==> flow/design.v <==
module contador_de_programa(
    input  wire       clk,
    input  wire       reset,
    input  wire [6:0] cantidad_instrucciones,
    output reg  [1:0] fase,
    output reg  [6:0] o_contador,
    output reg        done
);
wire [6:0] siguiente = o_contador + 7'd1;
always @(posedge clk) begin
    if (reset) begin
        fase       <= 2'd0;
        o_contador <= 7'd0;
        done       <= (cantidad_instrucciones == 7'd0);
    end else if (!done) begin
        if (fase == 2'd2) begin
            fase       <= 2'd0;
            o_contador <= siguiente;
            if (siguiente == cantidad_instrucciones)
                done <= 1'b1;
        end else begin
            fase <= fase + 2'd1;
        end
    end
end
endmodule
module unidad_control
(
    input  [3:0] instruction,
    output reg       write_enable_RB,
    output reg       read_ram,
    output reg       write_ram,
    output reg [3:0] alu_opcode,
    output reg       valido
);
always @* begin
    write_enable_RB = 1'b0;
    read_ram        = 1'b0;
    write_ram       = 1'b0;
    alu_opcode      = 4'b0000;
    valido          = 1'b1;
    case (instruction)
        4'b0000: begin write_enable_RB = 1'b1; alu_opcode = 4'b0000; end  
        4'b0001: begin write_enable_RB = 1'b1; alu_opcode = 4'b0001; end  
        4'b0010: begin write_enable_RB = 1'b1; alu_opcode = 4'b0010; end  
        4'b0011: begin write_enable_RB = 1'b1; alu_opcode = 4'b0110; end  
        4'b0100: begin write_enable_RB = 1'b1; alu_opcode = 4'b0111; end  
        4'b0101: begin write_enable_RB = 1'b1; alu_opcode = 4'b1100; end  
        4'b0110: write_ram = 1'b1;                                         
        4'b0111: read_ram  = 1'b1;                                         
        default: valido = 1'b0;                                            
    endcase
end
endmodule
module alu(
    input  [3:0]      op,
    input  [31:0]     din1_alu,
    input  [31:0]     din2_alu,
    output reg [31:0] result_alu
);
always @* begin
    case (op)
        4'b0000: result_alu = din1_alu & din2_alu;
        4'b0001: result_alu = din1_alu | din2_alu;
        4'b0010: result_alu = din1_alu + din2_alu;
        4'b0110: result_alu = din1_alu - din2_alu;
        4'b0111: result_alu = (din1_alu < din2_alu) ? 32'd1 : 32'd0;
        4'b1100: result_alu = ~(din1_alu | din2_alu);
        default: result_alu = 32'd0;
    endcase
end
endmodule
module banco_de_registros(
    input  wire        clk,
    input  wire        reset,
    input  wire [4:0]  read_address_1,
    input  wire [4:0]  read_address_2,
    input  wire [4:0]  write_address,
    input  wire [31:0] data_write,
    input  wire        write_enable,
    output wire [31:0] data_register_1,
    output wire [31:0] data_register_2
);
reg [31:0] mem [0:31];
function [31:0] valor_inicial(input [4:0] r);
    case (r)
        5'd0:  valor_inicial = 32'h000000DE;
        5'd1:  valor_inicial = 32'h0000006F;
        5'd2:  valor_inicial = 32'h00000064;
        5'd3:  valor_inicial = 32'h000000C8;
        5'd7:  valor_inicial = 32'h00000014;
        5'd8:  valor_inicial = 32'h00000015;
        5'd9:  valor_inicial = 32'h00000016;
        5'd10: valor_inicial = 32'h00000052;
        5'd11: valor_inicial = 32'h0000001B;
        5'd12: valor_inicial = 32'h7FFFFFF3;
        5'd16: valor_inicial = 32'h00000017;
        5'd17: valor_inicial = 32'h00000018;
        5'd18: valor_inicial = 32'h00000019;
        default: valor_inicial = 32'h00000000;
    endcase
endfunction
integer i;
always @(posedge clk) begin
    if (reset) begin
        for (i = 0; i < 32; i = i + 1)
            mem[i] <= valor_inicial(i[4:0]);
    end else if (write_enable) begin
        mem[write_address] <= data_write;
    end
end
assign data_register_1 = mem[read_address_1];
assign data_register_2 = mem[read_address_2];
endmodule
module ram(
    input  wire        clk,
    input  wire [31:0] address,
    input  wire [31:0] din,
    input  wire        write_enable,
    output wire [31:0] dout
);
reg [31:0] mem [0:31];
always @(posedge clk) begin
    if (write_enable)
        mem[address[4:0]] <= din;
end
assign dout = mem[address[4:0]];
endmodule
module jericalla_evolucion(
    input  wire        clk,
    input  wire        reset,
    input  wire [6:0]  cantidad_instrucciones,
    output wire [6:0]  imem_addr,
    input  wire [18:0] imem_data,
    output reg  [31:0] data_out,
    output reg         zf,
    output reg         valid,
    output wire        done
);
wire [1:0] fase;
wire [6:0] pc;
contador_de_programa contador_de_programa_inst(
    .clk(clk),
    .reset(reset),
    .cantidad_instrucciones(cantidad_instrucciones),
    .fase(fase),
    .o_contador(pc),
    .done(done)
);
assign imem_addr = pc;
wire       cu_we_rb, cu_read_ram, cu_write_ram, cu_valido;
wire [3:0] cu_alu_opcode;
unidad_control unidad_control_inst(
    .instruction(imem_data[18:15]),
    .write_enable_RB(cu_we_rb),
    .read_ram(cu_read_ram),
    .write_ram(cu_write_ram),
    .alu_opcode(cu_alu_opcode),
    .valido(cu_valido)
);
wire [31:0] rb_dr1, rb_dr2;
reg  [31:0] resultado;
reg        b1_we_rb, b1_read_ram, b1_write_ram, b1_valido;
reg [3:0]  b1_alu_opcode;
reg [4:0]  b1_rd;
reg [31:0] b1_dr1, b1_dr2;
reg        b2_we_rb, b2_valido;
reg [4:0]  b2_rd;
wire activo = !done;
banco_de_registros banco_de_registros_inst(
    .clk(clk),
    .reset(reset),
    .read_address_1(imem_data[9:5]),
    .read_address_2(imem_data[4:0]),
    .write_address(b2_rd),
    .data_write(resultado),
    .write_enable(activo && fase == 2'd2 && b2_we_rb),
    .data_register_1(rb_dr1),
    .data_register_2(rb_dr2)
);
wire [31:0] alu_result;
alu alu_inst(
    .op(b1_alu_opcode),
    .din1_alu(b1_dr1),
    .din2_alu(b1_dr2),
    .result_alu(alu_result)
);
wire [31:0] ram_dout;
ram ram_inst(
    .clk(clk),
    .address(b1_dr1),
    .din(b1_dr2),
    .write_enable(activo && fase == 2'd1 && b1_write_ram),
    .dout(ram_dout)
);
always @(posedge clk) begin
    if (reset) begin
        b1_we_rb  <= 1'b0;
        b1_read_ram <= 1'b0;
        b1_write_ram <= 1'b0;
        b1_valido <= 1'b0;
        b2_we_rb  <= 1'b0;
        b2_valido <= 1'b0;
        valid     <= 1'b0;
        zf        <= 1'b0;
    end else begin
        valid <= 1'b0;
        if (activo) begin
            case (fase)
                2'd0: begin
                    b1_we_rb      <= cu_we_rb;
                    b1_read_ram   <= cu_read_ram;
                    b1_write_ram  <= cu_write_ram;
                    b1_valido     <= cu_valido;
                    b1_alu_opcode <= cu_alu_opcode;
                    b1_rd         <= imem_data[14:10];
                    b1_dr1        <= rb_dr1;
                    b1_dr2        <= rb_dr2;
                end
                2'd1: begin
                    b2_we_rb  <= b1_we_rb;
                    b2_valido <= b1_valido;
                    b2_rd     <= b1_rd;
                    if (b1_read_ram)
                        resultado <= ram_dout;
                    else if (b1_write_ram)
                        resultado <= b1_dr2;
                    else
                        resultado <= alu_result;
                end
                default: begin
                    valid    <= b2_valido;
                    data_out <= resultado;
                    if (b2_we_rb)
                        zf <= (resultado == 32'd0);
                end
            endcase
        end
    end
end
endmodule
Ticket comment

## Step by step through the tools: jericalla_evolucion

Each step is given for the RTL above and for the edited RTL.
"unedited" refers to lines of the RTL above, "edited" to lines of the edited file.
"difference" is "edited" less "unedited", of the values as shown; "relative change" is that difference over "unedited", in percent.
Operators: Yosys type, input widths -> output width; for muxes data width and select width s.
Cell names lack the library's common part.
Not given: -

- Design top: jericalla_evolucion
- Clock input: clk
- Library: sky130hd
- Corner: tt_025C_1v80

## The edit

Unified diff, file above to edited file.
This change comes from a script, not from a designer. The edited design behaves differently; no optimisation was intended.

```diff
@@ -164,5 +164,5 @@
 reg [3:0]  b1_alu_opcode;
 reg [4:0]  b1_rd;
-reg [31:0] b1_dr1, b1_dr2;
+reg [23:0] b1_dr1, b1_dr2;
 reg        b2_we_rb, b2_valido;
 reg [4:0]  b2_rd;
```

## Elaborated design

Counts by Yosys on the flattened word-level netlist (proc, flatten, opt, wreduce; memories kept). Register bits leave out memories and registers merged into their read ports (data or address); mux counts leave out enables and synchronous resets folded into registers. Print and check cells are left out. Cells with the same type and inputs are merged into one.
Yosys's memory passes give these memory sizes; they may raise the number of words (mostly to a power of two), join words into wider ones and drop unused or constant bits.

Bit counts:

| element | unedited | edited | difference | relative change (%) |
|---|---|---|---|---|
| memories kept | 3 | 3 | 0 | 0.00 |
| cells after elaboration | 76 | 76 | 0 | 0.00 |
| ROM bits | 56 | 56 | 0 | 0.00 |
| memory bits (writable) | 2,048 | 2,048 | 0 | 0.00 |
| flip-flop bits (word level) | 96 | 96 | 0 | 0.00 |
| input bits | 28 | 28 | 0 | 0.00 |
| output and inout bits | 42 | 42 | 0 | 0.00 |

Operators by class:

| element | unedited | edited | difference | relative change (%) |
|---|---|---|---|---|
| multiplexer cells | 20 | 20 | 0 | 0.00 |
| bitwise logic cells | 6 | 6 | 0 | 0.00 |
| reduce/logical cells | 18 | 18 | 0 | 0.00 |
| equal/unequal tests | 8 | 8 | 0 | 0.00 |
| add/subtract/negate cells | 4 | 4 | 0 | 0.00 |
| magnitude comparators | 1 | 1 | 0 | 0.00 |

Operators with widths:

| cell | unedited | edited | difference | relative change (%) |
|---|---|---|---|---|
| $add 32x32->32 | 1 | 0 | -1 | -100.00 |
| $and 32x32->32 | 1 | 0 | -1 | -100.00 |
| $lt 32x32->1 | 1 | 0 | -1 | -100.00 |
| $or 32x32->32 | 1 | 0 | -1 | -100.00 |
| $sub 32x32->32 | 1 | 0 | -1 | -100.00 |
| $add 24x24->25 | 0 | 1 | +1 | - |
| $and 24x24->24 | 0 | 1 | +1 | - |
| $lt 24x24->1 | 0 | 1 | +1 | - |
| $or 24x24->24 | 0 | 1 | +1 | - |
| $sub 24x24->25 | 0 | 1 | +1 | - |

Unchanged operator kinds not shown: 27.

## Longest topological paths

Longest topological path by Yosys (ltp), each cell counted once; first at word level (registers and memories cut), then after technology mapping (sequential cells cut; the memories' decode and read muxes count).

Depth:

| element | unedited | edited | difference | relative change (%) |
|---|---|---|---|---|
| depth after elaboration | 6 | 6 | 0 | 0.00 |
| ABC_AREA | 0 | 0 | - | - |
| mapped depth | 17 | 16 | -1 | -5.88 |
| depth with buffers taken out | 12 | 11 | -1 | -8.33 |

## Netlist

Source: synth_stat.txt of the flow (Yosys; design flattened, memories mapped). It holds for the ABC_AREA given above (unset counts as 0); a run with the other value may have another netlist.

Synthesis totals:

| element | unedited | edited | difference | relative change (%) |
|---|---|---|---|---|
| cells in the netlist | 6,042 | 4,570 | -1,472 | -24.36 |
| synthesis area (um^2) | 103,860.9 | 78,499.0 | -25,361.9 | -24.42 |
| mapped flip-flops | 2,208 | 1,668 | -540 | -24.46 |
| sequential part of the area (um^2) | 66,123.4 | 49,907.9 | -16,215.5 | -24.52 |
| buffers | 523 | 387 | -136 | -26.00 |

Cell types:

| type | unedited | edited | difference | relative change (%) |
|---|---|---|---|---|
| edfxtp_1 | 2,190 | 1,650 | -540 | -24.66 |
| mux4_2 | 906 | 684 | -222 | -24.50 |
| and2_1 | 874 | 660 | -214 | -24.49 |
| clkbuf_1 | 386 | 280 | -106 | -27.46 |
| nor3_1 | 111 | 69 | -42 | -37.84 |
| a21oi_1 | 161 | 122 | -39 | -24.22 |
| nor2_1 | 202 | 167 | -35 | -17.33 |
| nand2_1 | 176 | 144 | -32 | -18.18 |
| inv_1 | 91 | 67 | -24 | -26.37 |
| buf_2 | 83 | 60 | -23 | -27.71 |
| ha_1 | 105 | 84 | -21 | -20.00 |
| o21ai_1 | 23 | 3 | -20 | -86.96 |
| mux2_2 | 66 | 48 | -18 | -27.27 |
| a221oi_1 | 34 | 16 | -18 | -52.94 |
| o21ai_0 | 41 | 29 | -12 | -29.27 |
| buf_1 | 30 | 18 | -12 | -40.00 |
| a22oi_1 | 42 | 31 | -11 | -26.19 |
| a221o_1 | 15 | 4 | -11 | -73.33 |

Unchanged cell types not shown: 13.
The list need not be complete.
The figures by module come from a second, unflattened synthesis with its own total; it is not the netlist above.

Unflattened totals:

| element | unedited | edited | difference | relative change (%) |
|---|---|---|---|---|
| cells (unflattened synthesis) | 7,822 | 7,790 | -32 | -0.41 |
| area (unflattened synthesis) (um^2) | 105,909.1 | 105,344.8 | -564.3 | -0.53 |

Each row is one instance without its submodules.

By module, unedited:

| module | times used | area (um^2) | cells |
|---|---|---|---|
| banco_de_registros | 1 | 55,917.4 | 4,650 |
| ram | 1 | 39,101.3 | 2,075 |
| jericalla_evolucion | 1 | 5,342.6 | 293 |
| alu | 1 | 4,837.1 | 719 |
| contador_de_programa | 1 | 624.3 | 71 |
| unidad_control | 1 | 86.3 | 14 |

By module, edited:

| module | times used | area (um^2) | cells |
|---|---|---|---|
| banco_de_registros | 1 | 55,917.4 | 4,650 |
| ram | 1 | 39,101.3 | 2,075 |
| alu | 1 | 4,837.1 | 719 |
| jericalla_evolucion | 1 | 4,778.3 | 261 |
| contador_de_programa | 1 | 624.3 | 71 |
| unidad_control | 1 | 86.3 | 14 |

## Timing after synthesis

OpenSTA on the mapped netlist: ideal clock, no wires. The path of least setup slack (recovery checks aside). Input and output delay are each 20% of the period. Register names are those of the netlist, which keeps one name where synthesis merged equal registers.

Timing path after synthesis:

| element | unedited | edited | difference | relative change (%) |
|---|---|---|---|---|
| path type | input to register | input to register | - | - |
| from | in reset | in reset | - | - |
| to | reg b1_alu_opcode[0] | reg b1_alu_opcode[0] | - | - |
| clock period (ns) | 10.0 | 10.0 | 0.0 | 0.00 |
| library setup time (ns) | 0.505 | 0.472 | -0.033 | - |
| launch time at the first pin (ns) | 2.000 | 2.000 | 0.000 | 0.00 |
| input delay (ns) | 2.000 | 2.000 | 0.000 | 0.00 |
| slack (ns) | 4.046 | 4.746 | +0.700 | - |
| stages | 3 | 3 | 0 | 0.00 |
| arrival (ns) | 5.449 | 4.782 | -0.667 | -12.24 |
| path delay (ns) | 3.954 | 3.254 | -0.700 | -17.70 |
| data required time (ns) | 9.495 | 9.528 | +0.033 | +0.35 |
| synthesis period reached (ns) | 5.954 | 5.254 | -0.700 | -11.76 |

"path delay" is the arrival time less input delay plus setup time.
"stages" counts driving pins, that of a launching flip-flop among them; a cell with two outputs on the path counts twice.
"synthesis period reached" is the clock period less the worst setup slack; recovery checks do not enter. This is arithmetic on one report: input and output delays are still those of the set period (20% each).
The rows between start and end are the longest chain of elaborated cells between them; the timing report does not say that the signal goes this way. Where chains are equally long, one stands for them.
A line is the first line of the expression or statement that the cell stems from. Yosys adds cells for indexed reads and writes and turns some case tables into memories.

On the way, after synthesis, unedited:
- Path through: clkbuf_1 clkbuf_1 nor2_1
- Length of the longest elaborated chain: 2

RTL lines, path after synthesis, unedited:

| element | RTL line | source |
|---|---|---|
| start, declared | 131 | `input  wire        reset,` |
| $not 1->1 | - |  |
| $reduce_and 3->1 | - |  |
| end, assigned | 215 | `b1_alu_opcode <= cu_alu_opcode;` |
| end, declared | 164 | `reg [3:0]  b1_alu_opcode;` |

On the way, after synthesis, edited:
- Path through: clkbuf_1 clkbuf_1 nor2_1
- Length of the longest elaborated chain: 2

RTL lines, path after synthesis, edited:

| element | RTL line | source |
|---|---|---|
| start, declared | 131 | `input  wire        reset,` |
| $not 1->1 | - |  |
| $reduce_and 3->1 | - |  |
| end, assigned | 215 | `b1_alu_opcode <= cu_alu_opcode;` |
| end, declared | 164 | `reg [3:0]  b1_alu_opcode;` |

## Worst path after layout

Path of least setup slack in the final report of the runs of pair A (OpenROAD, finished layout, wires in). Where an end is a register, its clock arrival counts in the times.

Timing path post-layout:

| element | unedited | edited | difference | relative change (%) |
|---|---|---|---|---|
| path type | register to register | register to register | - | - |
| from | reg b1_dr1[0] | reg contador_de_programa_inst.done | - | - |
| to | reg resultado[14] | mem banco_de_registros_inst.mem[20][7] | - | - |
| launch time at the first pin (ns) | 0.90 | 0.86 | -0.04 | -4.44 |
| clock period (ns) | 5.6 | 5.6 | 0.0 | 0.00 |
| slack (ns) | 1.39 | 1.20 | -0.19 | - |
| data required time (ns) | 6.20 | 6.01 | -0.19 | -3.06 |
| arrival (ns) | 4.82 | 4.81 | -0.01 | -0.21 |
| library setup time (ns) | 0.29 | 0.38 | +0.09 | - |
| stages | 13 | 8 | -5 | -38.46 |

The rows between start and end are the longest chain of elaborated cells between them; the timing report does not say that the signal goes this way. Where chains are equally long, one stands for them.
At most two assigning lines are given for a register; there are more.

On the way, post-layout, unedited:
- Path through: edfxtp_1 inv_1 ha_1 fa_1 o21ba_2 nor4_1 o21a_1 o211a_1 nor3_1 a221oi_1 o21ai_1 a221oi_1 nor2_1
- Length of the longest elaborated chain: 4

RTL lines, path post-layout, unedited:

| element | RTL line | source |
|---|---|---|
| start, declared | 166 | `reg [31:0] b1_dr1, b1_dr2;` |
| $sub 32x32->32 | 66 | `4'b0110: result_alu = din1_alu - din2_alu;` |
| $pmux 32 s6 | 62 | `case (op)` |
| $mux 32 | 226 | `else if (b1_write_ram)` |
| $mux 32 | 224 | `if (b1_read_ram)` |
| end, assigned | 225 | `resultado <= ram_dout;` |
| end, assigned | 227 | `resultado <= b1_dr2;` |
| end, declared | 162 | `reg  [31:0] resultado;` |

edited: The path ends at the enable pin of a flip-flop; only ways to that pin are counted.

On the way, post-layout, edited:
- Path through: dfxtp_1 nand2b_1 nor2_2 nand3b_1 or3_2 buf_4 nor2_2 or2_2
- Length of the longest elaborated chain: 5

RTL lines, path post-layout, edited:

| element | RTL line | source |
|---|---|---|
| start, declared | 7 | `output reg        done` |
| start, assigned | 14 | `done       <= (cantidad_instrucciones == 7'd0);` |
| start, assigned | 20 | `done <= 1'b1;` |
| $logic_not 1->1 | 169 | `wire activo = !done;` |
| $logic_and 1x1->1 x2 | 177 | `.write_enable(activo && fase == 2'd2 && b2_we_rb),` |
| $mux 5 | 108 | `end else if (write_enable) begin` |
| $mux 5 | 105 | `if (reset) begin` |
| end, declared | 84 | `reg [31:0] mem [0:31];` |

## Flow runs

Runs of the flow (Yosys, OpenROAD) on both versions; the two runs of a pair have the same settings. The constraints put input and output delay at 20% of the set period each and load the outputs with 0.01 pF.

Settings, pair A:
- CORE_UTILIZATION: 40
- period_ns: 5.6
- CAP_MARGIN: 20
- CORE_MARGIN: 2
- SLEW_MARGIN: 20

Measured results, pair A:

| element | unedited | edited | difference | relative change (%) |
|---|---|---|---|---|
| lowest setup slack (ns) | 1.389 | 1.202 | -0.187 | - |
| power (mW) | 38.303 | 28.852 | -9.451 | -24.67 |
| synthesized cell area (um^2) | 103,860.9 | 78,499.0 | -25,361.9 | -24.42 |
| worst-case hold slack (ns) | 0.432 | 0.412 | -0.020 | - |
| utilization after routing | 0.453 | 0.453 | 0.000 | - |
| total negative setup slack (ns) | 0.000 | 0.000 | 0.000 | - |
| achieved clock period (ns) | 4.211 | 4.398 | +0.187 | +4.44 |
| overall die area (um^2) | 263,744.0 | 199,809.0 | -63,935.0 | -24.24 |

Settings, pair B:
- ABC_AREA: 1
- CORE_UTILIZATION: 32
- CTS_CLUSTER_SIZE: 94
- MAX_ROUTING_LAYER: met4
- PLACE_DENSITY_LB_ADDON: 0.15
- SETUP_SLACK_MARGIN: 0.18
- period_ns: 6.71
- CAP_MARGIN: 20
- CORE_MARGIN: 2
- SLEW_MARGIN: 20

Measured results, pair B:

| element | unedited | edited | difference | relative change (%) |
|---|---|---|---|---|
| lowest setup slack (ns) | 2.486 | 2.406 | -0.080 | - |
| power (mW) | 32.762 | 24.518 | -8.244 | -25.16 |
| synthesized cell area (um^2) | 103,078.9 | 77,909.7 | -25,169.2 | -24.42 |
| worst-case hold slack (ns) | 0.423 | 0.409 | -0.014 | - |
| utilization after routing | 0.362 | 0.362 | 0.000 | - |
| total negative setup slack (ns) | 0.000 | 0.000 | 0.000 | - |
| achieved clock period (ns) | 4.224 | 4.304 | +0.080 | +1.89 |
| overall die area (um^2) | 326,675.0 | 247,432.0 | -79,243.0 | -24.26 |

"achieved clock period" means the clock period less the worst setup slack. The figure is calculated, with input and output delays left at 20% of the set period.
"power" is the tool's figure for a default switching activity; nothing was simulated.
